==> flow/design.v <==
module decoder(
	input  [15:0] in1,
	input  [15:0] in2,
	input  [15:0] in3,
	input  [4:0] funct5,
	output reg [15:0] out1,
	output reg [15:0] out2,
	output reg [15:0] out3
);
	always @(*) begin
		case(funct5)
			5'b00000,5'b00001 : begin
				out1 <= in1;
				out2 <= 16'b0011111110000000;
				out3 <= in2;
			end
			5'b00010 : begin
				out1 <= in1;
				out2 <= in2;
				out3 <= 0;
			end
			5'b00100,5'b00101 : begin
				out1 <= in1;
				out2 <= in2;
				out3 <= in3;
			end
			default : begin
				out1 <= 0;
				out2 <= 0;
				out3 <= 0;
			end
		endcase
	end
endmodule
module mux_funct5(
	input [15:0] mult_add_sub,
	input [15:0] macc,
	input [4:0] funct5,
	output reg [15:0] result
);
  	always @(*) begin
		case(funct5)
			5'b00000,5'b00001,5'b00010,5'b00101,5'b00100 : result <= mult_add_sub;
			5'b00111 : result <= macc;
			default : result <= {16{1'b0}};
		endcase
  	end
endmodule
module bf16_fmadd_fmsub(
    input wire clk,
    input wire reset,
    input wire [15:0] in1,
    input wire [15:0] in2,
    input wire [15:0] in3,
    input wire [4:0] funct5,
    output reg [15:0] result
);
    reg [15:0] p1_reg_in3;
    reg [4:0] p1_reg_funct5;
    reg [31:0] p1_reg_exp_rm;
    reg [7:0] p1_reg_alu_in1;
    reg [7:0] p1_reg_alu_in2;
    reg p1_reg_s_rm;
    reg exc_flag;
    reg [15:0] exc_res;
    reg [31:0] exp_1;   
    reg [31:0] exp_2;   
    reg [7:0] alu_in1;   
    reg [7:0] alu_in2;   
    reg s_rm;   
    reg [15:0] p1_reg_exc_res;
    reg p1_reg_exc_flag; 
    reg [15:0] p2_reg_alu_rm;
    reg [31:0] p2_reg_exp_rm;
    reg p2_reg_s_rm;
    reg [15:0] p2_reg_exc_res;
    reg [15:0] p2_reg_in3;
    reg [4:0] p2_reg_funct5;
    reg p2_reg_exc_flag;
    reg signed [17:0] p3_reg_alu_m;
    reg signed [17:0] p3_reg_alu_m_shifted;
    reg signed [17:0] p3_reg_alu_in3;
    reg signed [17:0] p3_reg_alu_in3_shifted;
    reg signed [31:0] p3_reg_exp_3;
    reg signed [31:0] p3_reg_exp_m;
    reg p3_reg_s_m;
    reg p3_reg_s_in3;
    reg [15:0] p3_reg_exc_res;
    reg p3_reg_exc_flag;
    reg [4:0] p3_reg_funct5;
    reg signed [31:0] exp_s1;
    reg signed [31:0] exp_s2;
    reg signed [9:0] exp_rm_signed;
    reg signed [31:0] exp_m;   
    reg signed [31:0] exp_3;   
    reg signed [31:0] exp_r;   
    reg signed [17:0] alu_m;   
    reg signed [17:0] alu_in3;   
    reg signed [17:0] alu_m_shifted;   
    reg signed [17:0] alu_in3_shifted;   
    reg s_m;   
    reg s_in3;   
    reg [15:0] p4_reg_exc_res;
    reg p4_reg_exc_flag;
    reg [4:0] p4_reg_funct5;
    reg signed [31:0] p4_reg_exp_r;  
    reg signed [17:0] v_alu_m;
    reg signed [17:0] v_alu_in3;
    reg signed [17:0] p4_reg_alu_m;
    reg signed [17:0] p4_reg_alu_in3;
    reg signed [31:0] p5_reg_exp_r;
    reg [15:0] p5_reg_exc_res;
    reg p5_reg_exc_flag;
    reg signed [17:0] alu_r;
    reg s_r;  
    reg cancel_flag;  
    reg p5_reg_s_r;
    reg p5_reg_cancel_flag;
    reg [17:0] p5_reg_alu_r;
    reg p6_reg_exc_flag;
    reg p6_reg_s_r;
    reg p6_reg_cancel_flag;
    reg [15:0] p6_reg_exc_res;
    reg [17:0] p5_alu_r;
    reg [31:0] p5_exp_r;
    reg [17:0] p6_reg_alu_r;
    reg [31:0] p6_reg_exp_r;
    reg [17:0] p6_alu_r;
    reg [31:0] p6_exp_r;
    always @ (posedge clk) begin
        if (reset == 0) begin
            p1_reg_exp_rm <= 0;
            p1_reg_in3 <= 0;
            p1_reg_funct5 <= 0;
            p1_reg_alu_in1 <= 0;
            p1_reg_alu_in2 <= 0;
            p1_reg_s_rm <= 0;
            p1_reg_exc_flag <= 1;
            p1_reg_exc_res <= 0;
            p2_reg_alu_rm <= 0;
            p2_reg_exp_rm <= 0;
            p2_reg_s_rm <= 0;
            p2_reg_exc_res <= 0;
            p2_reg_in3 <= 0;
            p2_reg_funct5 <= 0;
            p2_reg_exc_flag <= 1;
            p3_reg_alu_m <= 0;
            p3_reg_alu_m_shifted <= 0;
            p3_reg_alu_in3 <= 0;
            p3_reg_alu_in3_shifted <= 0;
            p3_reg_exp_3 <= 0;
            p3_reg_exp_m <= 0;
            p3_reg_s_m <= 0;
            p3_reg_s_in3 <= 0;
            p3_reg_exc_res <= 0;
            p3_reg_exc_flag <= 1;
            p3_reg_funct5 <= 0;
            p4_reg_funct5 <= 0;
            p4_reg_exp_r <= 0;
            p4_reg_exc_res <= 0;
            p4_reg_exc_flag <= 1;
            p4_reg_alu_m <= 0;
            p4_reg_alu_in3 <= 0;
            p5_reg_exp_r <= 0;
            p5_reg_exc_res <= 0;
            p5_reg_exc_flag <= 1'b1;
            p5_reg_alu_r <= 0;
            p5_reg_s_r <= 0;
            p5_reg_cancel_flag <= 0;
            p6_reg_exc_flag <= 1;
            p6_reg_s_r <= 0;
            p6_reg_cancel_flag <= 0;
            p6_reg_exc_res <= 0;
            p6_reg_alu_r <= 0;
            p6_reg_exp_r <= 0;
        end else begin
            p1_reg_exp_rm <= (exp_1 + exp_2) - 127;  
            p1_reg_in3 <= in3;
            p1_reg_funct5 <= funct5;
            p1_reg_alu_in1 <= alu_in1;
            p1_reg_alu_in2 <= alu_in2;
            p1_reg_s_rm <= s_rm;
            p1_reg_exc_flag <= 1;
            p1_reg_exc_res <= 0;
            p1_reg_exc_flag <= exc_flag;
            p1_reg_exc_res <= exc_res;
            p2_reg_alu_rm <= p1_reg_alu_in1 * p1_reg_alu_in2;  
            p2_reg_exp_rm <= p1_reg_exp_rm;
            p2_reg_s_rm <= p1_reg_s_rm;
            p2_reg_exc_res <= p1_reg_exc_res;
            p2_reg_in3 <= p1_reg_in3;
            p2_reg_funct5 <= p1_reg_funct5;
            p2_reg_exc_flag <= p1_reg_exc_flag;
            p3_reg_alu_m <= alu_m;
            p3_reg_alu_m_shifted <= alu_m_shifted;
            p3_reg_alu_in3 <= alu_in3;
            p3_reg_alu_in3_shifted <= alu_in3_shifted;
            p3_reg_exp_3 <= exp_3;
            p3_reg_exp_m <= exp_m;
            p3_reg_s_m <= s_m;
            p3_reg_s_in3 <= s_in3;
            p3_reg_exc_res <= p2_reg_exc_res;
            p3_reg_exc_flag <= p2_reg_exc_flag;
            p3_reg_funct5 <= p2_reg_funct5;
            p4_reg_funct5 <= p3_reg_funct5;
            p4_reg_exp_r <= exp_r;
            p4_reg_exc_res <= p3_reg_exc_res;
            p4_reg_exc_flag <= p3_reg_exc_flag;
            p4_reg_alu_m <= v_alu_m;
            p4_reg_alu_in3 <= v_alu_in3;
            p5_reg_exp_r <= p4_reg_exp_r;
            p5_reg_exc_res <= p4_reg_exc_res;
            p5_reg_exc_flag <= p4_reg_exc_flag;
            p5_reg_alu_r <= alu_r;
            p5_reg_s_r <= s_r;
            p5_reg_cancel_flag <= cancel_flag;
            p6_reg_exc_flag <= p5_reg_exc_flag;
            p6_reg_s_r <= p5_reg_s_r;
            p6_reg_cancel_flag <= p5_reg_cancel_flag;
            p6_reg_exc_res <= p5_reg_exc_res;
            p6_reg_alu_r <= p5_alu_r;
            p6_reg_exp_r <= p5_exp_r;
        end
    end
    always @(*) begin
        if ((in1[14:7] == 0) || (in2[14:7] == 0)) begin
            exp_1 <= 0;
            exp_2 <= 127;
            alu_in1 <= 0;
            alu_in2 <= 0;
            s_rm <= 0;
        end else begin
            exp_1 <= in1[14:7];
            exp_2 <= in2[14:7];
            alu_in1 <= {1'b1,in1[6:0]};
            alu_in2 <= {1'b1,in2[6:0]};
            s_rm <= in1[15] ^ in2[15];
        end
    end
    always @(*) begin
        exc_flag = 1;
        exc_res = 16'b0000000000000000;
        if ((exp_1 == 255) || (exp_2 == 255) || (in3[14:7] == 8'b11111111)) begin
            if ((in1[6:0] != 0) && (exp_1 == 255)) begin
                exc_res = in1;
            end else if ((in2[6:0] != 0) && (exp_2 == 255)) begin
                exc_res = in2;
            end else if ((in3[6:0] != 0) && (in3[14:7] == 8'b11111111)) begin
                exc_res = in3;
            end else begin
                if (exp_1 == 255) begin
                    exc_res = in1;
                end else if (exp_2 == 255) begin
                    exc_res = in2;
                end else begin
                    exc_res = in3;
                end
            end
        end else begin
            exc_flag = 0;
        end
    end
    always @(*) begin
        exp_3 <= p2_reg_in3[14:7];
        exp_m <= p2_reg_exp_rm;
        exp_rm_signed = p2_reg_exp_rm;
        exp_s1 = ({2'b00,p2_reg_in3[14:7]}) - exp_rm_signed;
        exp_s2 = exp_rm_signed - ({2'b00,p2_reg_in3[14:7]});
        if (p2_reg_in3[14:7] == 0) begin
            alu_in3 <= 0;
            alu_in3_shifted <= 0;
            s_in3 <= 0;
        end else begin
            alu_in3 <= {4'b0001,p2_reg_in3[6:0],7'b0000000};
            alu_in3_shifted <= ({4'b0001,p2_reg_in3[6:0],7'b0000000}) >>> exp_s2;
            s_in3 <= p2_reg_in3[15];
        end
        if (p2_reg_alu_rm == 0) begin
            alu_m <= 0;
            alu_m_shifted <= 0;
            s_m <= 0;
        end else begin
            alu_m <= {2'b00,p2_reg_alu_rm};
            alu_m_shifted <= ({2'b00,p2_reg_alu_rm}) >>> exp_s1;
            s_m <= p2_reg_s_rm;
        end
    end
    always @(*) begin
        v_alu_m = p3_reg_alu_m;
        v_alu_in3 = p3_reg_alu_in3;
        if (p3_reg_exp_m >= p3_reg_exp_3) begin
            v_alu_in3 = p3_reg_alu_in3_shifted;
            exp_r <= p3_reg_exp_m;
        end else begin
            v_alu_m = p3_reg_alu_m_shifted;
            exp_r <= p3_reg_exp_3;
        end
        if (p3_reg_s_m == 1) begin
            v_alu_m =  -(v_alu_m);
        end else begin
            v_alu_m = v_alu_m;
        end
        if (p3_reg_s_in3 == 1) begin
            v_alu_in3 =  -(v_alu_in3);
        end else begin
            v_alu_in3 = v_alu_in3;
        end
    end
    always @(*) begin
        case (p4_reg_funct5)
            5'b00100, 5'b00000, 5'b00010 : begin
                alu_r = p4_reg_alu_m + p4_reg_alu_in3;
            end
            5'b00101,5'b00001 : begin
                alu_r = p4_reg_alu_m - p4_reg_alu_in3;
            end
            default : begin
              alu_r = 0;
            end
        endcase
        if (alu_r == 0) begin
           cancel_flag = 1;
        end else begin
           cancel_flag = 0;
        end
        s_r = 0;
        if (alu_r < 0) begin
            s_r = 1;
            alu_r = -(alu_r);
        end
    end
    always @(*) begin
        p5_alu_r = p5_reg_alu_r;
        p5_exp_r = p5_reg_exp_r;
        if (p5_alu_r[16] == 1) begin
            p5_exp_r = p5_exp_r + 2;
            p5_alu_r = p5_alu_r >> 2;
        end else if (p5_alu_r[15] == 1) begin
            p5_exp_r = p5_exp_r + 1;
            p5_alu_r = p5_alu_r >> 1;
        end else if (p5_alu_r[14] == 1) begin
           p5_alu_r = p5_alu_r << 0;
        end else if (p5_alu_r[13] == 1) begin
            p5_exp_r = p5_exp_r - 1;
            p5_alu_r = p5_alu_r << 1;
        end else if (p5_alu_r[12] == 1) begin
            p5_exp_r = p5_exp_r - 2;
            p5_alu_r = p5_alu_r << 2;
        end else if (p5_alu_r[11] == 1) begin
            p5_exp_r = p5_exp_r - 3;
            p5_alu_r = p5_alu_r << 3;
        end else if (p5_alu_r[10] == 1) begin
            p5_exp_r = p5_exp_r - 4;
            p5_alu_r = p5_alu_r << 4;
        end else if (p5_alu_r[9] == 1) begin
            p5_exp_r = p5_exp_r - 5;
            p5_alu_r = p5_alu_r << 5;
        end else if (p5_alu_r[8] == 1) begin
            p5_exp_r = p5_exp_r - 6;
            p5_alu_r = p5_alu_r << 6;
        end else if (p5_alu_r[7] == 1) begin
            p5_exp_r = p5_exp_r - 7;
            p5_alu_r = p5_alu_r << 7;
        end else if (p5_alu_r[6] == 1) begin
            p5_exp_r = p5_exp_r - 7;
            p5_alu_r = p5_alu_r << 8;
        end else if (p5_alu_r[5] == 1) begin
            p5_exp_r = p5_exp_r - 7;
            p5_alu_r = p5_alu_r << 9;
        end else if (p5_alu_r[4] == 1) begin
            p5_exp_r = p5_exp_r - 7;
            p5_alu_r = p5_alu_r << 10;
        end else if (p5_alu_r[3] == 1) begin
            p5_exp_r = p5_exp_r - 7;
            p5_alu_r = p5_alu_r << 11;
        end else if (p5_alu_r[2] == 1) begin
            p5_exp_r = p5_exp_r - 7;
            p5_alu_r = p5_alu_r << 12;
        end else if (p5_alu_r[1] == 1) begin
            p5_exp_r = p5_exp_r - 7;
            p5_alu_r = p5_alu_r << 13;
        end else if (p5_alu_r[0] == 1) begin
            p5_exp_r = p5_exp_r - 7;
            p5_alu_r = p5_alu_r << 14;
        end
    end
    always @(*) begin
        p6_alu_r = p6_reg_alu_r;
        p6_exp_r = p6_reg_exp_r;
        if (p6_alu_r[6] == 1) begin
            p6_alu_r[13:7] = (p6_alu_r[13:7]) + 1;
            if (p6_alu_r[13:7] == 0) begin
                p6_exp_r = p6_exp_r + 1;
            end
        end
        if (p6_reg_exc_flag == 1) begin
           result <= p6_reg_exc_res;
        end else if (p6_reg_cancel_flag == 1) begin
           result <= 0;
        end else if ((p6_exp_r >= 255) && (p6_reg_s_r == 0)) begin
           result <= 16'b0111111110000000;  
        end else if ((p6_exp_r >= 255) && (p6_reg_s_r == 1)) begin
           result <= 16'b1111111110000000;  
        end else if (p6_exp_r <= 0) begin
            result <= 16'b0000000000000000;  
        end else begin
            result[15] <= p6_reg_s_r;
            result[14:7] <= p6_exp_r;
            result[6:0] <= p6_alu_r[13:7];
        end
    end
endmodule
module bf16_mult_leaf
# (parameter G = 6) (
    input clk,
    input reset,
    input [15:0] in1,  
    input [15:0] in2,  
    output wire [G + 15:0] out_alu_m,  
    output reg [31:0] out_exp_m,  
    output reg out_s_m,  
    output reg out_exc_flag,  
    output reg out_err_code  
);
    reg [31:0] p1_reg_exp_m;
    reg [7:0] p1_reg_alu_in1;
    reg [7:0] p1_reg_alu_in2;
    reg p1_reg_s_m;
    reg p1_reg_exc_flag;
    reg p1_reg_err_code;
    reg [31:0] exp_1;
    reg [31:0] exp_2;
    reg [7:0] alu_in1;
    reg [7:0] alu_in2;
    reg s_m;   
    reg exc_flag;
    reg err_code;
    wire [G-1:0] guard;
    reg [15:0] s_alu_m;
    assign guard = 0;
    always @(*) begin
        if ((in1[14:7] == 0) || (in2[14:7] == 0)) begin
            exp_1 <= 0;
            exp_2 <= 0;
            alu_in1 <= 0;
            alu_in2 <= 0;
            s_m <= 0;
        end else begin
            exp_1 <= in1[14:7];
            exp_2 <= in2[14:7];
            alu_in1 <= {1'b1,in1[6:0]};
            alu_in2 <= {1'b1,in2[6:0]};
            s_m <= in1[15] ^ in2[15];
        end
    end
  always @(*) begin 
      exc_flag = 1;
      err_code = 0;
      if ((exp_1 == 255) || (exp_2 == 255)) begin
          if (in1[6:0] != 0 && exp_1 == 255 || in2[6:0] != 0 && exp_2 == 255) begin
              err_code = 1;
          end else begin
              err_code = 0;
          end
      end else begin
          exc_flag = 0;
      end
  end
  always @(posedge clk) begin
      if (reset == 0) begin
          p1_reg_exp_m <= 0;
          p1_reg_alu_in1 <= 0;
          p1_reg_alu_in2 <= 0;
          p1_reg_s_m <= 0;
          p1_reg_exc_flag <= 1;
          p1_reg_err_code <= 0;
          s_alu_m <= 0;
          out_exp_m <= 0;
          out_s_m <= 0;
          out_err_code <= 0;
          out_exc_flag <= 1;
      end else begin
          p1_reg_exp_m <= exp_1 + exp_2;  
          p1_reg_alu_in1 <= alu_in1;
          p1_reg_alu_in2 <= alu_in2;
          p1_reg_s_m <= s_m;
          p1_reg_exc_flag <= exc_flag;
          p1_reg_err_code <= err_code;
          s_alu_m <= p1_reg_alu_in1 * p1_reg_alu_in2;
          out_exp_m <= p1_reg_exp_m;
          out_s_m <= p1_reg_s_m;
          out_err_code <= p1_reg_err_code;
          out_exc_flag <= p1_reg_exc_flag;
      end
  end
  assign out_alu_m = {guard, s_alu_m};
endmodule
module bf16_add_branch
# (parameter G = 6) (
    input clk,
    input reset,
    input [G + 15:0] in1,
    input [31:0] exp_1,
    input s_in1,
    input exc_flag_1,
    input err_code_1,
    input [G + 15:0] in2,
    input [31:0] exp_2,
    input s_in2,
    input exc_flag_2,
    input err_code_2,
    output reg [G + 15:0] out_alu_r,
    output reg [31:0] out_exp_r,
    output reg out_s_r,
    output reg out_exc_flag,
    output reg out_err_code
);
    reg signed [G + 15:0] p1_reg_alu_in2;
    reg signed [G + 15:0] p1_reg_alu_in2_shifted;
    reg signed [G + 15:0] p1_reg_alu_in1;
    reg signed [G + 15:0] p1_reg_alu_in1_shifted;
    reg signed [31:0] p1_reg_exp_1;
    reg signed [31:0] p1_reg_exp_2;
    reg p1_reg_s_in2;
    reg p1_reg_s_in1;
    reg p1_reg_exc_flag;
    reg p1_reg_err_code;  
    reg signed [31:0] p2_reg_exp_r;
    reg p2_reg_exc_flag;
    reg p2_reg_err_code;
    reg signed [G + 15:0] p2_reg_alu_in1;
    reg signed [G + 15:0] p2_reg_alu_in2;
    reg signed [G + 15:0] v_alu_in1;
    reg signed [G + 15:0] v_alu_in2;
    reg signed [G + 15:0] alu_r;
    reg s_r;
    reg signed [31:0] exp_r;
    reg signed [G + 15:0] alu_in1;
    reg signed [G + 15:0] alu_in1_shifted;
    reg signed [G + 15:0] alu_in2;
    reg signed [G + 15:0] alu_in2_shifted;
    reg exc_flag;
    reg err_code;
    wire [G - 1:0] guard;  
    assign guard = 0;
    always @(*) begin
        if (exc_flag_1 == 1 || exc_flag_2 == 1) begin
            exc_flag <= 1;
            err_code <= err_code_1 | err_code_2;
        end else begin
            exc_flag <= 0;
            err_code <= 0;
        end
    end
    always @(*) begin: S1
        reg signed [31:0] exp_s1;
        reg signed [31:0] exp_s2;
        if ((exp_1 - exp_2) < 0) begin
           exp_s1 =  -(exp_1 - exp_2);
        end else begin
           exp_s1 = exp_1 - exp_2;
        end
        if ((exp_2 - exp_1) < 0) begin
            exp_s2 =  -(exp_2 - exp_1);
        end else begin
            exp_s2 = exp_2 - exp_1;
        end
        alu_in1 <= in1;
        alu_in1_shifted <= (in1) >>> exp_s2;
        alu_in2 <= in2;
        alu_in2_shifted <= (in2) >>> exp_s1;
    end
    always @(*) begin: S2
        v_alu_in1 = p1_reg_alu_in1;
        v_alu_in2 = p1_reg_alu_in2;
        if (p1_reg_exp_2 >= p1_reg_exp_1) begin
            v_alu_in1 = p1_reg_alu_in1_shifted;
            exp_r <= p1_reg_exp_2;
        end else begin
            v_alu_in2 = p1_reg_alu_in2_shifted;
            exp_r <= p1_reg_exp_1;
        end
        if (p1_reg_s_in1 == 1) begin
            v_alu_in1 =  -(v_alu_in1);
        end else begin
            v_alu_in1 = v_alu_in1;
        end
        if (p1_reg_s_in2 == 1) begin
            v_alu_in2 =  -(v_alu_in2);
        end else begin
            v_alu_in2 = v_alu_in2;
        end
    end
    always @(*) begin: S3
        reg signed [31:0] v_exp;
        v_exp = p2_reg_exp_r;
        alu_r = p2_reg_alu_in2 + p2_reg_alu_in1;
        s_r = 0;
        if (alu_r < 0) begin
            s_r = 1;
            alu_r =  -(alu_r);
        end
    end
    always @(posedge clk) begin
        if (reset == 0) begin
            p1_reg_alu_in2 <= 0;
            p1_reg_alu_in2_shifted <= 0;
            p1_reg_alu_in1 <= 0;
            p1_reg_alu_in1_shifted <= 0;
            p1_reg_exp_1 <= 0;
            p1_reg_exp_2 <= 0;
            p1_reg_s_in2 <= 0;
            p1_reg_s_in1 <= 0;
            p1_reg_exc_flag <= 1;
            p1_reg_err_code <= 0;
            p2_reg_exp_r <= 0;
            p2_reg_exc_flag <= 1;
            p2_reg_err_code <= 0;
            p2_reg_alu_in1 <= 0;
            p2_reg_alu_in2 <= 0;
            out_exp_r <= 0;
            out_exc_flag <= 1;
            out_err_code <= 0;
            out_alu_r <= 0;
            out_s_r <= 0;
        end else begin
            p1_reg_alu_in2 <= alu_in2;
            p1_reg_alu_in2_shifted <= alu_in2_shifted;
            p1_reg_alu_in1 <= alu_in1;
            p1_reg_alu_in1_shifted <= alu_in1_shifted;
            p1_reg_exp_1 <= exp_1;
            p1_reg_exp_2 <= exp_2;
            p1_reg_s_in2 <= s_in2;
            p1_reg_s_in1 <= s_in1;
            p1_reg_exc_flag <= exc_flag;
            p1_reg_err_code <= err_code;
            p2_reg_exp_r <= exp_r;
            p2_reg_exc_flag <= p1_reg_exc_flag;
            p2_reg_err_code <= p1_reg_err_code;
            p2_reg_alu_in1 <= v_alu_in1;
            p2_reg_alu_in2 <= v_alu_in2;
            out_exp_r <= p2_reg_exp_r;
            out_exc_flag <= p2_reg_exc_flag;
            out_err_code <= p2_reg_err_code;
            out_alu_r <= alu_r;
            out_s_r <= s_r;
        end
    end
endmodule
module bf16_add_root
# (parameter G = 6)(
    input clk,
    input reset,
    input [G + 15:0] in1,
    input [31:0] exp_1,
    input s_in1,
    input exc_flag_1,
    input err_code_1,
    input [G + 15:0] in2,
    input [31:0] exp_2,
    input s_in2,
    input exc_flag_2,
    input err_code_2,
    output reg [15:0] result
);
    reg signed [G + 15:0] p1_reg_alu_in2;
    reg signed [G + 15:0] p1_reg_alu_in2_shifted;
    reg signed [G + 15:0] p1_reg_alu_in1;
    reg signed [G + 15:0] p1_reg_alu_in1_shifted;
    reg signed [31:0] p1_reg_exp_1;
    reg signed [31:0] p1_reg_exp_2;
    reg p1_reg_s_in2;
    reg p1_reg_s_in1;
    reg p1_reg_exc_flag;
    reg p1_reg_err_code;  
    reg signed [31:0] p2_reg_exp_r;
    reg p2_reg_exc_flag;
    reg p2_reg_err_code;
    reg signed [G + 15:0] p2_reg_alu_in1;
    reg signed [G + 15:0] p2_reg_alu_in2; 
    reg signed [G + 15:0] v_alu_in1;
    reg signed [G + 15:0] v_alu_in2; 
    reg signed [31:0] p3_reg_exp_r;
    reg p3_reg_exc_flag;
    reg p3_reg_err_code;
    reg signed [G + 15:0] p3_reg_alu_r;
    reg p3_reg_s_r;
    reg p3_reg_cancel_flag;  
    reg p4_reg_exc_flag;
    reg p4_reg_err_code;
    reg signed [31:0] p4_reg_exp_r;
    reg signed [G + 15:0] p4_reg_alu_r;
    reg p4_reg_s_r;
    reg p4_reg_cancel_flag;
    reg signed [G + 15:0] alu_in1;
    reg signed [G + 15:0] alu_in1_shifted;
    reg signed [G + 15:0] alu_in2;
    reg signed [G + 15:0] alu_in2_shifted;
    reg exc_flag;
    reg err_code;
    wire [G - 1:0] guard;  
    reg signed [31:0] exp_r;
    reg signed [G + 15:0] alu_r;
    reg s_r;
    reg cancel_flag;
    reg signed [G + 15:0] v_alu_r;
    reg signed [31:0] v_exp_r;
    assign guard = 0;
    always @(*) begin
        if (exc_flag_1 == 1 || exc_flag_2 == 1) begin
            exc_flag <= 1;
            err_code <= err_code_1 | err_code_2;
        end else begin
            exc_flag <= 0;
            err_code <= 0;
        end
    end
  always @(*) begin: S1
      reg signed [31:0] exp_s1;
      reg signed [31:0] exp_s2;
      if((exp_1 - exp_2) < 0) begin
          exp_s1 =  -(exp_1 - exp_2);
      end else begin
          exp_s1 = exp_1 - exp_2;
      end
      if ((exp_2 - exp_1) < 0) begin
          exp_s2 =  -(exp_2 - exp_1);
      end else begin
          exp_s2 = exp_2 - exp_1;
      end
      alu_in1 <= in1;
      alu_in1_shifted <= (in1) >>> exp_s2;
      alu_in2 <= in2;
      alu_in2_shifted <= (in2) >>> exp_s1;
  end
    always @(*) begin : S2
        v_alu_in1 = p1_reg_alu_in1;
        v_alu_in2 = p1_reg_alu_in2;
        if ((p1_reg_exp_2 >= p1_reg_exp_1)) begin
            v_alu_in1 = p1_reg_alu_in1_shifted;
            exp_r <= p1_reg_exp_2;
        end else begin
            v_alu_in2 = p1_reg_alu_in2_shifted;
            exp_r <= p1_reg_exp_1;
        end
        if (p1_reg_s_in1 == 1) begin
            v_alu_in1 =  -(v_alu_in1);
        end else begin
            v_alu_in1 = v_alu_in1;
        end
        if (p1_reg_s_in2 == 1) begin
            v_alu_in2 =  -(v_alu_in2);
        end else begin
            v_alu_in2 = v_alu_in2;
        end
    end
    always @(*) begin: S3
        reg signed [31:0] v_exp;
        v_exp = p2_reg_exp_r;
        alu_r = p2_reg_alu_in2 + p2_reg_alu_in1;
        if (alu_r == {guard,16'b0000000000000000}) begin
            cancel_flag = 1;
        end else begin
            cancel_flag = 0;
        end
        s_r = 0;
        if (alu_r < 0) begin
            s_r = 1;
            alu_r =  -(alu_r);
        end
    end
    always @(*) begin
        v_alu_r = p3_reg_alu_r;
        v_exp_r = p3_reg_exp_r;
        if (v_alu_r[20] == 1) begin
            v_exp_r = v_exp_r + 6;
            v_alu_r = (v_alu_r) >> 6;
        end else if (v_alu_r[19] == 1) begin
            v_exp_r = v_exp_r + 5;
            v_alu_r = (v_alu_r) >> 5;
        end else if (v_alu_r[18] == 1) begin
            v_exp_r = v_exp_r + 4;
            v_alu_r = (v_alu_r) >> 4;
        end else if (v_alu_r[17] == 1) begin
            v_exp_r = v_exp_r + 3;
            v_alu_r = (v_alu_r) >> 3;
        end else if (v_alu_r[16] == 1) begin
            v_exp_r = v_exp_r + 2;
            v_alu_r = (v_alu_r) >> 2;
        end else if (v_alu_r[15] == 1) begin
            v_exp_r = v_exp_r + 1;
            v_alu_r = (v_alu_r) >> 1;
        end else if (v_alu_r[14] == 1) begin
            v_alu_r = (v_alu_r) << 0;
        end else if (v_alu_r[13] == 1) begin
            v_exp_r = v_exp_r - 1;
            v_alu_r = (v_alu_r) << 1;
        end else if (v_alu_r[12] == 1) begin
            v_exp_r = v_exp_r - 2;
            v_alu_r = (v_alu_r) << 2;
        end else if (v_alu_r[11] == 1) begin
            v_exp_r = v_exp_r - 3;
            v_alu_r = (v_alu_r) << 3;
        end else if (v_alu_r[10] == 1) begin
            v_exp_r = v_exp_r - 4;
            v_alu_r = (v_alu_r) << 4;
        end else if (v_alu_r[9] == 1) begin
            v_exp_r = v_exp_r - 5;
            v_alu_r = (v_alu_r) << 5;
        end else if (v_alu_r[8] == 1) begin
            v_exp_r = v_exp_r - 6;
            v_alu_r = (v_alu_r) << 6;
        end else if (v_alu_r[7] == 1) begin
            v_exp_r = v_exp_r - 7;
            v_alu_r = (v_alu_r) << 7;
        end else if (v_alu_r[6] == 1) begin
            v_exp_r = v_exp_r - 7;
            v_alu_r = (v_alu_r) << 8;
        end else if (v_alu_r[5] == 1) begin
            v_exp_r = v_exp_r - 7;
            v_alu_r = (v_alu_r) << 9;
        end else if (v_alu_r[4] == 1) begin
            v_exp_r = v_exp_r - 7;
            v_alu_r = (v_alu_r) << 10;
        end else if (v_alu_r[3] == 1) begin
            v_exp_r = v_exp_r - 7;
            v_alu_r = (v_alu_r) << 11;
        end else if (v_alu_r[2] == 1) begin
            v_exp_r = v_exp_r - 7;
            v_alu_r = (v_alu_r) << 12;
        end else if (v_alu_r[1] == 1) begin
            v_exp_r = v_exp_r - 7;
            v_alu_r = (v_alu_r) << 13;
        end else if (v_alu_r[0] == 1) begin
            v_exp_r = v_exp_r - 7;
            v_alu_r = (v_alu_r) << 14;
        end
    end
    always @(*) begin: S5
        reg signed [G + 15:0] v_alu_r;
        reg signed [31:0] v_exp_r;
        v_alu_r = p4_reg_alu_r;
        v_exp_r = p4_reg_exp_r;
        if (v_alu_r[6] == 1) begin
            v_alu_r[13:7] = v_alu_r[13:7] + 1;
            if(v_alu_r[13:7] == 0) begin
                v_exp_r = v_exp_r + 1;
            end
        end
        if (p4_reg_exc_flag == 1) begin
            if (p4_reg_err_code == 1) begin
                result <= {p4_reg_s_r,15'b111111110000001};  
            end else begin
                result <= {p4_reg_s_r,15'b111111110000000};  
            end
        end else if (p4_reg_cancel_flag == 1) begin
            result <= 0;
        end else if ((v_exp_r > 381) && p4_reg_s_r == 0) begin
            result <= 16'b0111111110000000;  
        end else if ((v_exp_r > 381) && p4_reg_s_r == 1) begin
            result <= 16'b1111111110000000;  
        end else if (v_exp_r < 128) begin
            result <= 16'b0000000000000000;  
        end else begin
            result[15] <= p4_reg_s_r;
            result[14:7] <= (v_exp_r) - 127;
            result[6:0] <= v_alu_r[13:7];
        end
    end
    always @(posedge clk) begin
        if (reset == 0) begin
            p1_reg_alu_in2 <= 0;
            p1_reg_alu_in2_shifted <= 0;
            p1_reg_alu_in1 <= 0;
            p1_reg_alu_in1_shifted <= 0;
            p1_reg_exp_1 <= 0;
            p1_reg_exp_2 <= 0;
            p1_reg_s_in2 <= 0;
            p1_reg_s_in1 <= 0;
            p1_reg_exc_flag <= 1;
            p1_reg_err_code <= 0;
            p2_reg_exp_r <= 0;
            p2_reg_exc_flag <= 1;
            p2_reg_err_code <= 0;
            p2_reg_alu_in1 <= 0;
            p2_reg_alu_in2 <= 0;
            p3_reg_exp_r <= 0;
            p3_reg_exc_flag <= 1;
            p3_reg_err_code <= 0;
            p3_reg_alu_r <= 0;
            p3_reg_s_r <= 0;
            p3_reg_cancel_flag <= 0;
            p4_reg_exc_flag <= 1;
            p4_reg_err_code <= 0;
            p4_reg_s_r <= 0;
            p4_reg_cancel_flag <= 0;
            p4_reg_alu_r <= 0;
            p4_reg_exp_r <= 0;
        end else begin
            p1_reg_alu_in2 <= alu_in2;
            p1_reg_alu_in2_shifted <= alu_in2_shifted;
            p1_reg_alu_in1 <= alu_in1;
            p1_reg_alu_in1_shifted <= alu_in1_shifted;
            p1_reg_exp_1 <= exp_1;
            p1_reg_exp_2 <= exp_2;
            p1_reg_s_in2 <= s_in2;
            p1_reg_s_in1 <= s_in1;
            p1_reg_exc_flag <= exc_flag;
            p1_reg_err_code <= err_code;
            p2_reg_exp_r <= exp_r;
            p2_reg_exc_flag <= p1_reg_exc_flag;
            p2_reg_err_code <= p1_reg_err_code;
            p2_reg_alu_in1 <= v_alu_in1;
            p2_reg_alu_in2 <= v_alu_in2;
            p3_reg_exp_r <= p2_reg_exp_r;
            p3_reg_exc_flag <= p2_reg_exc_flag;
            p3_reg_err_code <= p2_reg_err_code;
            p3_reg_alu_r <= alu_r;
            p3_reg_s_r <= s_r;
            p3_reg_cancel_flag <= cancel_flag;
            p4_reg_exc_flag <= p3_reg_exc_flag;
            p4_reg_err_code <= p3_reg_err_code;
            p4_reg_s_r <= p3_reg_s_r;
            p4_reg_cancel_flag <= p3_reg_cancel_flag;
            p4_reg_alu_r <= v_alu_r;
            p4_reg_exp_r <= v_exp_r;
        end
    end
endmodule
module bf16_SIMD_MACC
# (parameter G = 6) (
    input clk,
    input reset,
    input [15:0] in1,
    input [15:0] in2,
    input  [15:0] in3,
    input  [15:0] in4,
    input  [15:0] in5,
    input  [15:0] in6,
    input  [15:0] in7,
    input  [15:0] in8,
    input  [15:0] in9,
    input  [15:0] in10,
    input  [15:0] in11,
    input  [15:0] in12,
    input  [15:0] in13,
    input  [15:0] in14,
    input  [15:0] in15,
    input  [15:0] in16,
    input  [15:0] in17,
    input  [15:0] in18,
    output wire [15:0] result
);
    wire [G + 15:0] m1_alu_m;
    wire [31:0] m1_exp_m;
    wire m1_s_m;
    wire m1_exc_flag;
    wire m1_err_code;
    wire [G + 15:0] m2_alu_m;
    wire [31:0] m2_exp_m;
    wire m2_s_m;
    wire m2_exc_flag;
    wire m2_err_code;
    wire [G + 15:0] m3_alu_m;
    wire [31:0] m3_exp_m;
    wire m3_s_m;
    wire m3_exc_flag;
    wire m3_err_code;
    wire [G + 15:0] m4_alu_m;
    wire [31:0] m4_exp_m;
    wire m4_s_m;
    wire m4_exc_flag;
    wire m4_err_code;
    wire [G + 15:0] m5_alu_m;
    wire [31:0] m5_exp_m;
    wire m5_s_m;
    wire m5_exc_flag;
    wire m5_err_code;
    wire [G + 15:0] m6_alu_m;
    wire [31:0] m6_exp_m;
    wire m6_s_m;
    wire m6_exc_flag;
    wire m6_err_code;
    wire [G + 15:0] m7_alu_m;
    wire [31:0] m7_exp_m;
    wire m7_s_m;
    wire m7_exc_flag;
    wire m7_err_code;
    wire [G + 15:0] m8_alu_m;
    wire [31:0] m8_exp_m;
    wire m8_s_m;
    wire m8_exc_flag;
    wire m8_err_code;
    wire [G + 15:0] m9_alu_m;
    wire [31:0] m9_exp_m;
    wire m9_s_m;
    wire m9_exc_flag;
    wire m9_err_code;
    wire [G + 15:0] a1_alu_r;
    wire [31:0] a1_exp_r;
    wire a1_s_r;
    wire a1_exc_flag;
    wire a1_err_code;
    wire [G + 15:0] a2_alu_r;
    wire [31:0] a2_exp_r;
    wire a2_s_r;
    wire a2_exc_flag;
    wire a2_err_code;
    wire [G + 15:0] a3_alu_r;
    wire [31:0] a3_exp_r;
    wire a3_s_r;
    wire a3_exc_flag;
    wire a3_err_code;
    wire [G + 15:0] a4_alu_r;
    wire [31:0] a4_exp_r;
    wire a4_s_r;
    wire a4_exc_flag;
    wire a4_err_code;
    wire [G + 15:0] a5_alu_r;
    wire [31:0] a5_exp_r;
    wire a5_s_r;
    wire a5_exc_flag;
    wire a5_err_code;
    wire [G + 15:0] a6_alu_r;
    wire [31:0] a6_exp_r;
    wire a6_s_r;
    wire a6_exc_flag;
    wire a6_err_code;
    wire [G + 15:0] a7_alu_r;
    wire [31:0] a7_exp_r;
    wire a7_s_r;
    wire a7_exc_flag;
    wire a7_err_code;
    reg [15:0] p1_in17;
    reg [15:0] p1_in18;
    reg [15:0] p2_in17;
    reg [15:0] p2_in18;
    reg [15:0] p3_in17;
    reg [15:0] p3_in18;
    reg [15:0] p4_in17;
    reg [15:0] p4_in18;
    reg [15:0] p5_in17;
    reg [15:0] p5_in18;
    reg [15:0] p6_in17;
    reg [15:0] p6_in18;
    reg [15:0] p7_in17;
    reg [15:0] p7_in18;
    reg [15:0] p8_in17;
    reg [15:0] p8_in18;
    reg [15:0] p9_in17;
    reg [15:0] p9_in18;
    wire [15:0] in17_m;
    wire [15:0] in18_m;
    always @ (posedge clk) begin
        if (reset == 0) begin
            p1_in17 <= 0;
            p1_in18 <= 0;
            p2_in17 <= 0;
            p2_in18 <= 0;
            p3_in17 <= 0;
            p3_in18 <= 0;
            p4_in17 <= 0;
            p4_in18 <= 0;
            p5_in17 <= 0;
            p5_in18 <= 0;
            p6_in17 <= 0;
            p6_in18 <= 0;
            p7_in17 <= 0;
            p7_in18 <= 0;
            p8_in17 <= 0;
            p8_in18 <= 0;
            p9_in17 <= 0;
            p9_in18 <= 0;
        end else begin
            p1_in17 <= in17;
            p1_in18 <= in18;
            p2_in17 <= p1_in17;
            p2_in18 <= p1_in18;
            p3_in17 <= p2_in17;
            p3_in18 <= p2_in18;
            p4_in17 <= p3_in17;
            p4_in18 <= p3_in18;
            p5_in17 <= p4_in17;
            p5_in18 <= p4_in18;
            p6_in17 <= p5_in17;
            p6_in18 <= p5_in18;
            p7_in17 <= p6_in17;
            p7_in18 <= p6_in18;
            p8_in17 <= p7_in17;
            p8_in18 <= p7_in18;
            p9_in17 <= p8_in17;
            p9_in18 <= p8_in18;
        end
    end
    assign in17_m = p9_in17;
    assign in18_m = p9_in18;
    bf16_mult_leaf MULT1(
        .clk(clk),
        .reset(reset),
        .in1(in1),
        .in2(in2),
        .out_alu_m(m1_alu_m),
        .out_exp_m(m1_exp_m),
        .out_s_m(m1_s_m),
        .out_exc_flag(m1_exc_flag),
        .out_err_code(m1_err_code));
    bf16_mult_leaf MULT2(
        .clk(clk),
        .reset(reset),
        .in1(in3),
        .in2(in4),
        .out_alu_m(m2_alu_m),
        .out_exp_m(m2_exp_m),
        .out_s_m(m2_s_m),
        .out_exc_flag(m2_exc_flag),
        .out_err_code(m2_err_code));
    bf16_mult_leaf MULT3(
        .clk(clk),
        .reset(reset),
        .in1(in5),
        .in2(in6),
        .out_alu_m(m3_alu_m),
        .out_exp_m(m3_exp_m),
        .out_s_m(m3_s_m),
        .out_exc_flag(m3_exc_flag),
        .out_err_code(m3_err_code));
    bf16_mult_leaf MULT4(
        .clk(clk),
        .reset(reset),
        .in1(in7),
        .in2(in8),
        .out_alu_m(m4_alu_m),
        .out_exp_m(m4_exp_m),
        .out_s_m(m4_s_m),
        .out_exc_flag(m4_exc_flag),
        .out_err_code(m4_err_code));
    bf16_mult_leaf MULT5(
        .clk(clk),
        .reset(reset),
        .in1(in9),
        .in2(in10),
        .out_alu_m(m5_alu_m),
        .out_exp_m(m5_exp_m),
        .out_s_m(m5_s_m),
        .out_exc_flag(m5_exc_flag),
        .out_err_code(m5_err_code));
    bf16_mult_leaf MULT6(
        .clk(clk),
        .reset(reset),
        .in1(in11),
        .in2(in12),
        .out_alu_m(m6_alu_m),
        .out_exp_m(m6_exp_m),
        .out_s_m(m6_s_m),
        .out_exc_flag(m6_exc_flag),
        .out_err_code(m6_err_code));
    bf16_mult_leaf MULT7(
        .clk(clk),
        .reset(reset),
        .in1(in13),
        .in2(in14),
        .out_alu_m(m7_alu_m),
        .out_exp_m(m7_exp_m),
        .out_s_m(m7_s_m),
        .out_exc_flag(m7_exc_flag),
        .out_err_code(m7_err_code));
    bf16_mult_leaf MULT8(
        .clk(clk),
        .reset(reset),
        .in1(in15),
        .in2(in16),
        .out_alu_m(m8_alu_m),
        .out_exp_m(m8_exp_m),
        .out_s_m(m8_s_m),
        .out_exc_flag(m8_exc_flag),
        .out_err_code(m8_err_code));
    bf16_mult_leaf MULT9(
        .clk(clk),
        .reset(reset),
        .in1(in17_m),
        .in2(in18_m),
        .out_alu_m(m9_alu_m),
        .out_exp_m(m9_exp_m),
        .out_s_m(m9_s_m),
        .out_exc_flag(m9_exc_flag),
        .out_err_code(m9_err_code));
    bf16_add_branch ADD1(
        .clk(clk),
        .reset(reset),
        .in1(m1_alu_m),
        .exp_1(m1_exp_m),
        .s_in1(m1_s_m),
        .exc_flag_1(m1_exc_flag),
        .err_code_1(m1_err_code),
        .in2(m2_alu_m),
        .exp_2(m2_exp_m),
        .s_in2(m2_s_m),
        .exc_flag_2(m2_exc_flag),
        .err_code_2(m2_err_code),
        .out_alu_r(a1_alu_r),
        .out_exp_r(a1_exp_r),
        .out_s_r(a1_s_r),
        .out_exc_flag(a1_exc_flag),
        .out_err_code(a1_err_code));
    bf16_add_branch ADD2(
        .clk(clk),
        .reset(reset),
        .in1(m3_alu_m),
        .exp_1(m3_exp_m),
        .s_in1(m3_s_m),
        .exc_flag_1(m3_exc_flag),
        .err_code_1(m3_err_code),
        .in2(m4_alu_m),
        .exp_2(m4_exp_m),
        .s_in2(m4_s_m),
        .exc_flag_2(m4_exc_flag),
        .err_code_2(m4_err_code),
        .out_alu_r(a2_alu_r),
        .out_exp_r(a2_exp_r),
        .out_s_r(a2_s_r),
        .out_exc_flag(a2_exc_flag),
        .out_err_code(a2_err_code));
    bf16_add_branch ADD3(
        .clk(clk),
        .reset(reset),
        .in1(m5_alu_m),
        .exp_1(m5_exp_m),
        .s_in1(m5_s_m),
        .exc_flag_1(m5_exc_flag),
        .err_code_1(m5_err_code),
        .in2(m6_alu_m),
        .exp_2(m6_exp_m),
        .s_in2(m6_s_m),
        .exc_flag_2(m6_exc_flag),
        .err_code_2(m6_err_code),
        .out_alu_r(a3_alu_r),
        .out_exp_r(a3_exp_r),
        .out_s_r(a3_s_r),
        .out_exc_flag(a3_exc_flag),
        .out_err_code(a3_err_code));
    bf16_add_branch ADD4(
        .clk(clk),
        .reset(reset),
        .in1(m7_alu_m),
        .exp_1(m7_exp_m),
        .s_in1(m7_s_m),
        .exc_flag_1(m7_exc_flag),
        .err_code_1(m7_err_code),
        .in2(m8_alu_m),
        .exp_2(m8_exp_m),
        .s_in2(m8_s_m),
        .exc_flag_2(m8_exc_flag),
        .err_code_2(m8_err_code),
        .out_alu_r(a4_alu_r),
        .out_exp_r(a4_exp_r),
        .out_s_r(a4_s_r),
        .out_exc_flag(a4_exc_flag),
        .out_err_code(a4_err_code));
    bf16_add_branch ADD5(
        .clk(clk),
        .reset(reset),
        .in1(a1_alu_r),
        .exp_1(a1_exp_r),
        .s_in1(a1_s_r),
        .exc_flag_1(a1_exc_flag),
        .err_code_1(a1_err_code),
        .in2(a2_alu_r),
        .exp_2(a2_exp_r),
        .s_in2(a2_s_r),
        .exc_flag_2(a2_exc_flag),
        .err_code_2(a2_err_code),
        .out_alu_r(a5_alu_r),
        .out_exp_r(a5_exp_r),
        .out_s_r(a5_s_r),
        .out_exc_flag(a5_exc_flag),
        .out_err_code(a5_err_code));
    bf16_add_branch ADD6(
        .clk(clk),
        .reset(reset),
        .in1(a3_alu_r),
        .exp_1(a3_exp_r),
        .s_in1(a3_s_r),
        .exc_flag_1(a3_exc_flag),
        .err_code_1(a3_err_code),
        .in2(a4_alu_r),
        .exp_2(a4_exp_r),
        .s_in2(a4_s_r),
        .exc_flag_2(a4_exc_flag),
        .err_code_2(a4_err_code),
        .out_alu_r(a6_alu_r),
        .out_exp_r(a6_exp_r),
        .out_s_r(a6_s_r),
        .out_exc_flag(a6_exc_flag),
        .out_err_code(a6_err_code));
    bf16_add_branch ADD7(
        .clk(clk),
        .reset(reset),
        .in1(a5_alu_r),
        .exp_1(a5_exp_r),
        .s_in1(a5_s_r),
        .exc_flag_1(a5_exc_flag),
        .err_code_1(a5_err_code),
        .in2(a6_alu_r),
        .exp_2(a6_exp_r),
        .s_in2(a6_s_r),
        .exc_flag_2(a6_exc_flag),
        .err_code_2(a6_err_code),
        .out_alu_r(a7_alu_r),
        .out_exp_r(a7_exp_r),
        .out_s_r(a7_s_r),
        .out_exc_flag(a7_exc_flag),
        .out_err_code(a7_err_code));
    bf16_add_root ROOT(
        .clk(clk),
        .reset(reset),
        .in1(a7_alu_r),
        .exp_1(a7_exp_r),
        .s_in1(a7_s_r),
        .exc_flag_1(a7_exc_flag),
        .err_code_1(a7_err_code),
        .in2(m9_alu_m),
        .exp_2(m9_exp_m),
        .s_in2(m9_s_m),
        .exc_flag_2(m9_exc_flag),
        .err_code_2(m9_err_code),
        .result(result));
endmodule
module bf16_unit
# (parameter G = 6) (
    input  clk,
    input  reset,
    input  [15:0] in1,
    input  [15:0] in2,
    input  [15:0] in3,
    input  [15:0] in4,
    input  [15:0] in5,
    input  [15:0] in6,
    input  [15:0] in7,
    input  [15:0] in8,
    input  [15:0] in9,
    input  [15:0] in10,
    input  [15:0] in11,
    input  [15:0] in12,
    input  [15:0] in13,
    input  [15:0] in14,
    input  [15:0] in15,
    input  [15:0] in16,
    input  [15:0] in17,
    input  [15:0] in18,
    input  [4:0] funct5,
    output wire [15:0] result
);
    reg [4:0] p1_funct5;
    reg [4:0] p2_funct5;
    reg [4:0] p3_funct5;
    reg [4:0] p4_funct5;
    reg [4:0] p5_funct5;
    reg [4:0] p6_funct5;
    reg [4:0] p7_funct5;
    reg [4:0] p8_funct5;
    reg [4:0] p9_funct5;
    reg [4:0] p10_funct5;
    reg [4:0] p11_funct5;
    reg [4:0] p12_funct5;
    reg [4:0] p13_funct5;
    reg [4:0] p14_funct5;
    reg [4:0] p15_funct5;
    reg [15:0] p1_in1;
    reg [15:0] p1_in2;
    reg [15:0] p1_in3;
    reg [15:0] p2_in1;
    reg [15:0] p2_in2;
    reg [15:0] p2_in3;
    reg [15:0] p3_in1;
    reg [15:0] p3_in2;
    reg [15:0] p3_in3;
    reg [15:0] p4_in1;
    reg [15:0] p4_in2;
    reg [15:0] p4_in3;
    reg [15:0] p5_in1;
    reg [15:0] p5_in2;
    reg [15:0] p5_in3;
    reg [15:0] p6_in1;
    reg [15:0] p6_in2;
    reg [15:0] p6_in3;
    reg [15:0] p7_in1;
    reg [15:0] p7_in2;
    reg [15:0] p7_in3; 
    reg [15:0] p8_in1;
    reg [15:0] p8_in2;
    reg [15:0] p8_in3; 
    reg [15:0] p9_in1;
    reg [15:0] p9_in2;
    reg [15:0] p9_in3; 
    wire [15:0] mux_mult_add_sub;
    wire [15:0] mux_macc;
    wire [15:0] s_in1;
    wire [15:0] s_in2;
    wire [15:0] s_in3;
    bf16_SIMD_MACC bf16_SIMD(
      .clk(clk),
      .reset(reset),
      .in1(in1),
      .in2(in2),
      .in3(in3),
      .in4(in4),
      .in5(in5),
      .in6(in6),
      .in7(in7),
      .in8(in8),
      .in9(in9),
      .in10(in10),
      .in11(in11),
      .in12(in12),
      .in13(in13),
      .in14(in14),
      .in15(in15),
      .in16(in16),
      .in17(in17),
      .in18(in18),
      .result(mux_macc));
    decoder dec(
      .in1(p9_in1),
      .in2(p9_in2),
      .in3(p9_in3),
      .funct5(p9_funct5),
      .out1(s_in1),
      .out2(s_in2),
      .out3(s_in3));
    bf16_fmadd_fmsub fmadd_fmsub(
      .clk(clk),
      .reset(reset),
      .in1(s_in1),
      .in2(s_in2),
      .in3(s_in3),
      .funct5(p9_funct5),
      .result(mux_mult_add_sub));
    mux_funct5 mux(
      .mult_add_sub(mux_mult_add_sub),
      .macc(mux_macc),
      .funct5(p15_funct5),
      .result(result));
    always @(posedge clk) begin
        if (reset == 0) begin
            p1_funct5 <= 0;
            p2_funct5 <= 0;
            p3_funct5 <= 0;
            p4_funct5 <= 0;
            p5_funct5 <= 0;
            p6_funct5 <= 0;
            p7_funct5 <= 0;
            p8_funct5 <= 0;
            p9_funct5 <= 0;
            p10_funct5 <= 0;
            p11_funct5 <= 0;
            p12_funct5 <= 0;
            p13_funct5 <= 0;
            p14_funct5 <= 0;
            p15_funct5 <= 0;
            p1_in1 <= 0;
            p1_in2 <= 0;
            p1_in3 <= 0;
            p2_in1 <= 0;
            p2_in2 <= 0;
            p2_in3 <= 0;
            p3_in1 <= 0;
            p3_in2 <= 0;
            p3_in3 <= 0;
            p4_in1 <= 0;
            p4_in2 <= 0;
            p4_in3 <= 0;
            p5_in1 <= 0;
            p5_in2 <= 0;
            p5_in3 <= 0;
            p6_in1 <= 0;
            p6_in2 <= 0;
            p6_in3 <= 0;
            p7_in1 <= 0;
            p7_in2 <= 0;
            p7_in3 <= 0;
            p8_in1 <= 0;
            p8_in2 <= 0;
            p8_in3 <= 0;
            p9_in1 <= 0;
            p9_in2 <= 0;
            p9_in3 <= 0;
        end else begin
            p1_funct5 <= funct5;
            p2_funct5 <= p1_funct5;
            p3_funct5 <= p2_funct5;
            p4_funct5 <= p3_funct5;
            p5_funct5 <= p4_funct5;
            p6_funct5 <= p5_funct5;
            p7_funct5 <= p6_funct5;
            p8_funct5 <= p7_funct5;
            p9_funct5 <= p8_funct5;
            p10_funct5 <= p9_funct5;
            p11_funct5 <= p10_funct5;
            p12_funct5 <= p11_funct5;
            p13_funct5 <= p12_funct5;
            p14_funct5 <= p13_funct5;
            p15_funct5 <= p14_funct5;
            p1_in1 <= in1;
            p1_in2 <= in2;
            p1_in3 <= in3;
            p2_in1 <= p1_in1;
            p2_in2 <= p1_in2;
            p2_in3 <= p1_in3;
            p3_in1 <= p2_in1;
            p3_in2 <= p2_in2;
            p3_in3 <= p2_in3;
            p4_in1 <= p3_in1;
            p4_in2 <= p3_in2;
            p4_in3 <= p3_in3;
            p5_in1 <= p4_in1;
            p5_in2 <= p4_in2;
            p5_in3 <= p4_in3;
            p6_in1 <= p5_in1;
            p6_in2 <= p5_in2;
            p6_in3 <= p5_in3;
            p7_in1 <= p6_in1;
            p7_in2 <= p6_in2;
            p7_in3 <= p6_in3;
            p8_in1 <= p7_in1;
            p8_in2 <= p7_in2;
            p8_in3 <= p7_in3;
            p9_in1 <= p8_in1;
            p9_in2 <= p8_in2;
            p9_in3 <= p8_in3;
        end
    end
endmodule
* Tool chain data of bf16_unit *
The steps from the RTL of bf16_unit to its reports follow in flow order.
Line numbers count from 1 in the design file above.
Not given: -

set-up
  design top = bf16_unit
  clock = clk
  library = sky130hd
  library corner = tt_025C_1v80

* Word level *
Source: Yosys, flattened and elaborated, memories not mapped. Widths are those after wreduce. Registers that Yosys merges into a memory's read port (data or address) are not register bits. Print and check cells do not count. Equal cells are merged and count once.

word-level totals
  word-level cells = 1040
  bits in registers = 4551

operators by class
  $lt $le $gt $ge = 38
  shift operators = 18
  muxes and demuxes = 270
  equality and inequality tests = 34
  add/subtract/negate cells = 109
  reductions and logical operators = 151
  bitwise operators = 21
  multiply operators = 10

operators by type and width
  cell                                                          count
  two-way mux 32 bit                                            66
  multiplier 8 x 8 -> 16 bit                                    10
  two-way mux 22 bit                                            40
  equality test 32 x 8 -> 1 bit (second input constant)         18
  negator 22 bit                                                24
  less-than comparator 32 x 1 -> 1 bit (second input constant)  16
  subtractor 32 bit                                             16
  negator 32 bit                                                16
  two-way mux 14 bit                                            36
  two-way mux 8 bit                                             51
  >>> shifter 16 x 32 -> 22 bit                                 9
  adder 32 bit                                                  9
  >= comparator 32 bit                                          8
  >>> shifter 22 x 32 -> 22 bit                                 7
  subtractor 32 x 3 -> 32 bit (second input constant)           6
  less-than comparator 22 x 1 -> 1 bit (second input constant)  8
  adder 22 bit                                                  8
  zero test 8 bit                                               21
  nonzero test 7 bit                                            21
  subtractor 32 x 4 -> 32 bit (second input constant)           4
  adder 32 x 2 -> 32 bit (second input constant)                3
  subtractor 32 x 2 -> 32 bit (second input constant)           3
  adder 32 x 4 -> 32 bit (second input constant)                3
  parallel mux 16 bit (select 2 bit)                            3
  two-way mux 16 bit                                            6
  two-way mux 7 bit                                             12
  two-way mux 18 bit                                            4
  adder 32 x 1 -> 32 bit (second input constant)                2

Other operator kinds: 42; their cells: 221.

* Longest topological paths *
Depth = most cells in a row (Yosys ltp): at word level without a register or memory, in the mapped netlist without a sequential cell, where the memories' decode and read muxes count.

depth
  word-level depth = 22
  ABC_AREA = 0
  gate-level depth with buffers = 22
  mapped depth without buffers = 20

* Synthesis result *
Yosys stat after the flow's synthesis: flattened, memories mapped to cells. It holds for the ABC_AREA given above (unset counts as 0); a run with the other value may have another netlist.

synthesis totals
  mapped area = 165785.3 um2
  standard cells after synthesis = 18780
  buffer cells = 892
  flip-flop cells = 3218

cell types
  type                       count
  sky130_fd_sc_hd__dfxtp_1   3218
  sky130_fd_sc_hd__and2_1    2117
  sky130_fd_sc_hd__ha_1      936
  sky130_fd_sc_hd__fa_1      413
  sky130_fd_sc_hd__nor2_1    1838
  sky130_fd_sc_hd__mux2i_1   658
  sky130_fd_sc_hd__nand2_1   1400
  sky130_fd_sc_hd__a21oi_1   958
  sky130_fd_sc_hd__xnor2_1   543
  sky130_fd_sc_hd__inv_1     1038
  sky130_fd_sc_hd__o21ai_0   718
  sky130_fd_sc_hd__clkbuf_1  800
  sky130_fd_sc_hd__nor3_1    565
  sky130_fd_sc_hd__xor2_1    266
  sky130_fd_sc_hd__a211oi_1  225
  sky130_fd_sc_hd__and3_1    259
  sky130_fd_sc_hd__mux2_2    122
  sky130_fd_sc_hd__a21o_1    175

Other cell types: 78; their cells: 2531.
The figures by module come from a second, unflattened synthesis with its own total; it is not the netlist above.

second synthesis, totals
  cell total of the unflattened synthesis = 27185
  area total of the unflattened synthesis = 236194.0 um2

Rows give one instance, submodules left out.

by module
  module            instances  cells  sequential area (um2)  area (um2)
  bf16_add_branch   7          2151   5825.6                 18064.8
  bf16_mult_leaf    9          455    1101.1                 4282.9
  bf16_add_root     1          3523   6706.4                 25862.3
  bf16_fmadd_fmsub  1          2711   8588.2                 22973.3
  bf16_unit         1          1070   10149.7                13774.5
  bf16_SIMD_MACC    1          607    5765.5                 7719.9
  decoder           1          100    0.0                    645.6
  mux_funct5        1          22     0.0                    219.0

* Timing after synthesis *
Path of least setup slack by OpenSTA after synthesis, without wires, with an ideal clock, recovery checks aside; 20% of the period is set as input and as output delay. Where synthesis merged equal registers, the netlist keeps one of their names.

timing after synthesis
  path kind = reg-to-output
  from = register fmadd_fmsub.p6_reg_alu_r[7]
  to = output result[6]
  period = 9.0 ns
  delay of the path = 3.287 ns
  output delay = 1.800 ns
  buffers on the path = 2
  arrival time = 3.287 ns
  stages on the path = 14
  data required time = 7.200 ns
  path slack = 3.913 ns
  launch time at the first pin = 0.000 ns
  synthesis period reached = 5.087 ns

"delay of the path" is the arrival time less input delay plus setup time.
A path that ends at an output port has no setup time.
"stages on the path": output pins that drive a net of the path, with the launching flip-flop's if there is one; two outputs of one cell count as two.
"synthesis period reached" is the clock period less the worst setup slack; recovery checks do not enter. This is arithmetic on one report: input and output delays are still those of the set period (20% each).
The rows between start and end are the longest chain of elaborated cells between them; the timing report does not say that the signal goes this way. Where chains are equally long, one stands for them.
A line is the first line of the expression or statement that the cell stems from. Yosys adds cells for indexed reads and writes and turns some case tables into memories.

on the way, after synthesis
  path through = sky130_fd_sc_hd__dfxtp_1 sky130_fd_sc_hd__ha_1 sky130_fd_sc_hd__and3_1 sky130_fd_sc_hd__xnor2_1 sky130_fd_sc_hd__o2111ai_1 sky130_fd_sc_hd__clkbuf_1 sky130_fd_sc_hd__nor3_1 sky130_fd_sc_hd__xor2_1 sky130_fd_sc_hd__nor3_1 sky130_fd_sc_hd__a21oi_1 sky130_fd_sc_hd__a211oi_1 sky130_fd_sc_hd__and4_1 sky130_fd_sc_hd__buf_2 sky130_fd_sc_hd__a221o_1
  length of the longest elaborated chain = 11
  elaborated cells between the ends (all ways) = 15
  classes of those cells = 1 x add/sub; 2 x compare; 9 x mux; 3 x reduce/logical

ends and longest elaborated chain, after synthesis
  element                                   RTL line  RTL
  start: declaration                        126       reg [17:0] p6_reg_alu_r;
  start: assignment                         174       p6_reg_alu_r <= 0;
  start: assignment                         221       p6_reg_alu_r <= p5_alu_r;
  adder 7 x 1 -> 7 bit                      391       p6_alu_r[13:7] = (p6_alu_r[13:7]) + 1;
  zero test 7 bit                           392       if (p6_alu_r[13:7] == 0) begin
  two-way mux 32 bit                        392
  two-way mux 32 bit                        390       if (p6_alu_r[6] == 1) begin
  less-or-equal comparator 32 x 1 -> 1 bit  404       end else if (p6_exp_r <= 0) begin
  two-way mux 7 bit                         404
  two-way mux 7 bit                         402       end else if ((p6_exp_r >= 255) && (p6_reg_s_r == 1)) begin
  two-way mux 7 bit                         400       end else if ((p6_exp_r >= 255) && (p6_reg_s_r == 0)) begin
  two-way mux 7 bit                         398       end else if (p6_reg_cancel_flag == 1) begin
  two-way mux 7 bit                         396       if (p6_reg_exc_flag == 1) begin
  parallel mux 16 bit (select 2 bit)        42        case(funct5)
  end: declaration                          1351      output wire [15:0] result

* Worst path after layout *
Path of least setup slack in the final report of flow run A (OpenROAD, finished layout, wires in). Where an end is a register, its clock arrival counts in the times.

timing post-layout
  path kind = reg-to-output
  from = register fmadd_fmsub.p6_reg_alu_r[7]
  to = output result[15]
  buffers on the path = 1
  arrival time = 5.67 ns
  launch time at the first pin = 0.94 ns
  stages on the path = 13
  output delay = 2.48 ns
  data required time = 9.92 ns
  path slack = 4.25 ns
  period = 12.4 ns

The rows between start and end are the longest chain of elaborated cells between them; the timing report does not say that the signal goes this way. Where chains are equally long, one stands for them.

on the way, post-layout
  path through = sky130_fd_sc_hd__dfxtp_1 sky130_fd_sc_hd__ha_1 sky130_fd_sc_hd__nand2_1 sky130_fd_sc_hd__o31ai_1 sky130_fd_sc_hd__nand4_1 sky130_fd_sc_hd__nor3_1 sky130_fd_sc_hd__nand4_1 sky130_fd_sc_hd__xor2_1 sky130_fd_sc_hd__nand3_1 sky130_fd_sc_hd__a2111oi_4 sky130_fd_sc_hd__a311oi_1 sky130_fd_sc_hd__a211o_1 sky130_fd_sc_hd__clkdlybuf4s50_1
  length of the longest elaborated chain = 11
  elaborated cells between the ends (all ways) = 14
  classes of those cells = 1 x add/sub; 2 x compare; 8 x mux; 3 x reduce/logical

ends and longest elaborated chain, post-layout
  element                                   RTL line  RTL
  start: declaration                        126       reg [17:0] p6_reg_alu_r;
  start: assignment                         174       p6_reg_alu_r <= 0;
  start: assignment                         221       p6_reg_alu_r <= p5_alu_r;
  adder 7 x 1 -> 7 bit                      391       p6_alu_r[13:7] = (p6_alu_r[13:7]) + 1;
  zero test 7 bit                           392       if (p6_alu_r[13:7] == 0) begin
  two-way mux 32 bit                        392
  two-way mux 32 bit                        390       if (p6_alu_r[6] == 1) begin
  less-or-equal comparator 32 x 1 -> 1 bit  404       end else if (p6_exp_r <= 0) begin
  two-way mux 1 bit                         404
  two-way mux 1 bit                         402       end else if ((p6_exp_r >= 255) && (p6_reg_s_r == 1)) begin
  two-way mux 1 bit                         400       end else if ((p6_exp_r >= 255) && (p6_reg_s_r == 0)) begin
  two-way mux 1 bit                         398       end else if (p6_reg_cancel_flag == 1) begin
  two-way mux 1 bit                         396       if (p6_reg_exc_flag == 1) begin
  parallel mux 16 bit (select 2 bit)        42        case(funct5)
  end: declaration                          1351      output wire [15:0] result

Memo
Re: implementation data of bf16_unit

Settings and measured results of 3 stored flow runs for module bf16_unit (sky130hd), not sorted in any way. The constraints put input and output delay at 20% of the set period each and load the outputs with 0.01 pF.
"achieved clock period" = clock period - worst setup slack. The figure is calculated, with input and output delays left at 20% of the set period.
"worst setup path time": the worst setup path's part of the clock period (all of it between registers, 20% less for each end at a port) less its slack. A launch clock that arrives late makes it longer, a capture clock that arrives late makes it shorter.
"power": no workload was simulated; the value follows from the tool's default switching activity.

Flow run A
==> flow/run.sh <==
#!/bin/bash
# the make line also repeats the synthesis and layout settings of config.mk as NAME=value (left out here)
make -C /OpenROAD-flow-scripts/flow DESIGN_CONFIG=/design/flow/config.mk WORK_HOME=/design/flow/orfs CLKGATE_MAP_FILE= finish
==> flow/config.mk <==
export PLATFORM = sky130hd
export DESIGN_NAME = bf16_unit
export DESIGN_NICKNAME = bf16_unit
export VERILOG_FILES = /design/flow/design.v
export SDC_FILE = /design/flow/constraint.sdc
export NUM_CORES = 4
export LEC_CHECK = 0
export CAP_MARGIN = 20
export CORE_MARGIN = 2
export CORE_UTILIZATION = 40
export PLACE_DENSITY = 0.6
export SLEW_MARGIN = 20
==> flow/constraint.sdc <==
create_clock -name core_clock -period 12.4 [get_ports {clk}]
set_input_delay 2.4800 -clock core_clock [delete_from_list [all_inputs] [get_ports {clk}]]
set_output_delay 2.4800 -clock core_clock [all_outputs]
set_load 0.01 [all_outputs]

==> results of flow run A <==
chip area after synthesis (Yosys): 165785.3 um2
die area: 419632.0 um2
standard-cell area of the final layout: 185593.0 um2
utilization: 0.45
worst setup slack after layout: 4.254 ns
total negative slack: 0.000 ns
worst hold slack: 0.402 ns
power: 24918 uW
achieved clock period: 8.146 ns
worst setup path time: 5.67 ns
worst setup path kind: reg-to-output

Flow run B
==> flow/run.sh <==
#!/bin/bash
# the make line also repeats the synthesis and layout settings of config.mk as NAME=value (left out here)
make -C /OpenROAD-flow-scripts/flow DESIGN_CONFIG=/design/flow/config.mk WORK_HOME=/design/flow/orfs CLKGATE_MAP_FILE= finish
==> flow/config.mk <==
export PLATFORM = sky130hd
export DESIGN_NAME = bf16_unit
export DESIGN_NICKNAME = bf16_unit
export VERILOG_FILES = /design/flow/design.v
export SDC_FILE = /design/flow/constraint.sdc
export NUM_CORES = 4
export LEC_CHECK = 0
export ABC_AREA = 0
export CAP_MARGIN = 25
export CELL_PAD_IN_SITES_DETAIL_PLACEMENT = 1
export CELL_PAD_IN_SITES_GLOBAL_PLACEMENT = 3
export CORE_ASPECT_RATIO = 1.08
export CORE_MARGIN = 2
export CORE_UTILIZATION = 42
export CTS_CLUSTER_DIAMETER = 80
export CTS_CLUSTER_SIZE = 22
export GPL_ROUTABILITY_DRIVEN = 1
export GPL_TIMING_DRIVEN = 1
export HOLD_SLACK_MARGIN = 0.18
export MAX_ROUTING_LAYER = met4
export PLACE_DENSITY = 0.4
export SLEW_MARGIN = 30
export TNS_END_PERCENT = 75
==> flow/constraint.sdc <==
create_clock -name core_clock -period 13.8 [get_ports {clk}]
set_input_delay 2.7600 -clock core_clock [delete_from_list [all_inputs] [get_ports {clk}]]
set_output_delay 2.7600 -clock core_clock [all_outputs]
set_load 0.01 [all_outputs]

==> results of flow run B <==
chip area after synthesis (Yosys): 165785.3 um2
die area: 399772.0 um2
standard-cell area of the final layout: 180004.0 um2
utilization: 0.458
worst setup slack after layout: 5.412 ns
total negative slack: 0.000 ns
worst hold slack: 0.396 ns
power: 19369 uW
achieved clock period: 8.389 ns
worst setup path time: 5.63 ns
worst setup path kind: reg-to-output

Flow run C
==> flow/run.sh <==
#!/bin/bash
# the make line also repeats the synthesis and layout settings of config.mk as NAME=value (left out here)
make -C /OpenROAD-flow-scripts/flow DESIGN_CONFIG=/design/flow/config.mk WORK_HOME=/design/flow/orfs CLKGATE_MAP_FILE= finish
==> flow/config.mk <==
export PLATFORM = sky130hd
export DESIGN_NAME = bf16_unit
export DESIGN_NICKNAME = bf16_unit
export VERILOG_FILES = /design/flow/design.v
export SDC_FILE = /design/flow/constraint.sdc
export NUM_CORES = 4
export LEC_CHECK = 0
export CAP_MARGIN = 20
export CELL_PAD_IN_SITES_DETAIL_PLACEMENT = 2
export CELL_PAD_IN_SITES_GLOBAL_PLACEMENT = 3
export CORE_MARGIN = 9
export CORE_UTILIZATION = 26
export GPL_TIMING_DRIVEN = 0
export PLACE_DENSITY_LB_ADDON = 0.01
export SETUP_SLACK_MARGIN = 0.43
export SLEW_MARGIN = 20
export TNS_END_PERCENT = 40
==> flow/constraint.sdc <==
create_clock -name core_clock -period 4.48 [get_ports {clk}]
set_input_delay 0.8960 -clock core_clock [delete_from_list [all_inputs] [get_ports {clk}]]
set_output_delay 0.8960 -clock core_clock [all_outputs]
set_load 0.01 [all_outputs]

==> results of flow run C <==
chip area after synthesis (Yosys): 165785.3 um2
die area: 666705.0 um2
standard-cell area of the final layout: 203693.0 um2
utilization: 0.321
worst setup slack after layout: -0.785 ns
total negative slack: -11.726 ns
worst hold slack: 0.406 ns
power: 75787 uW
achieved clock period: 5.265 ns
worst setup path time: 4.37 ns
worst setup path kind: reg-to-output
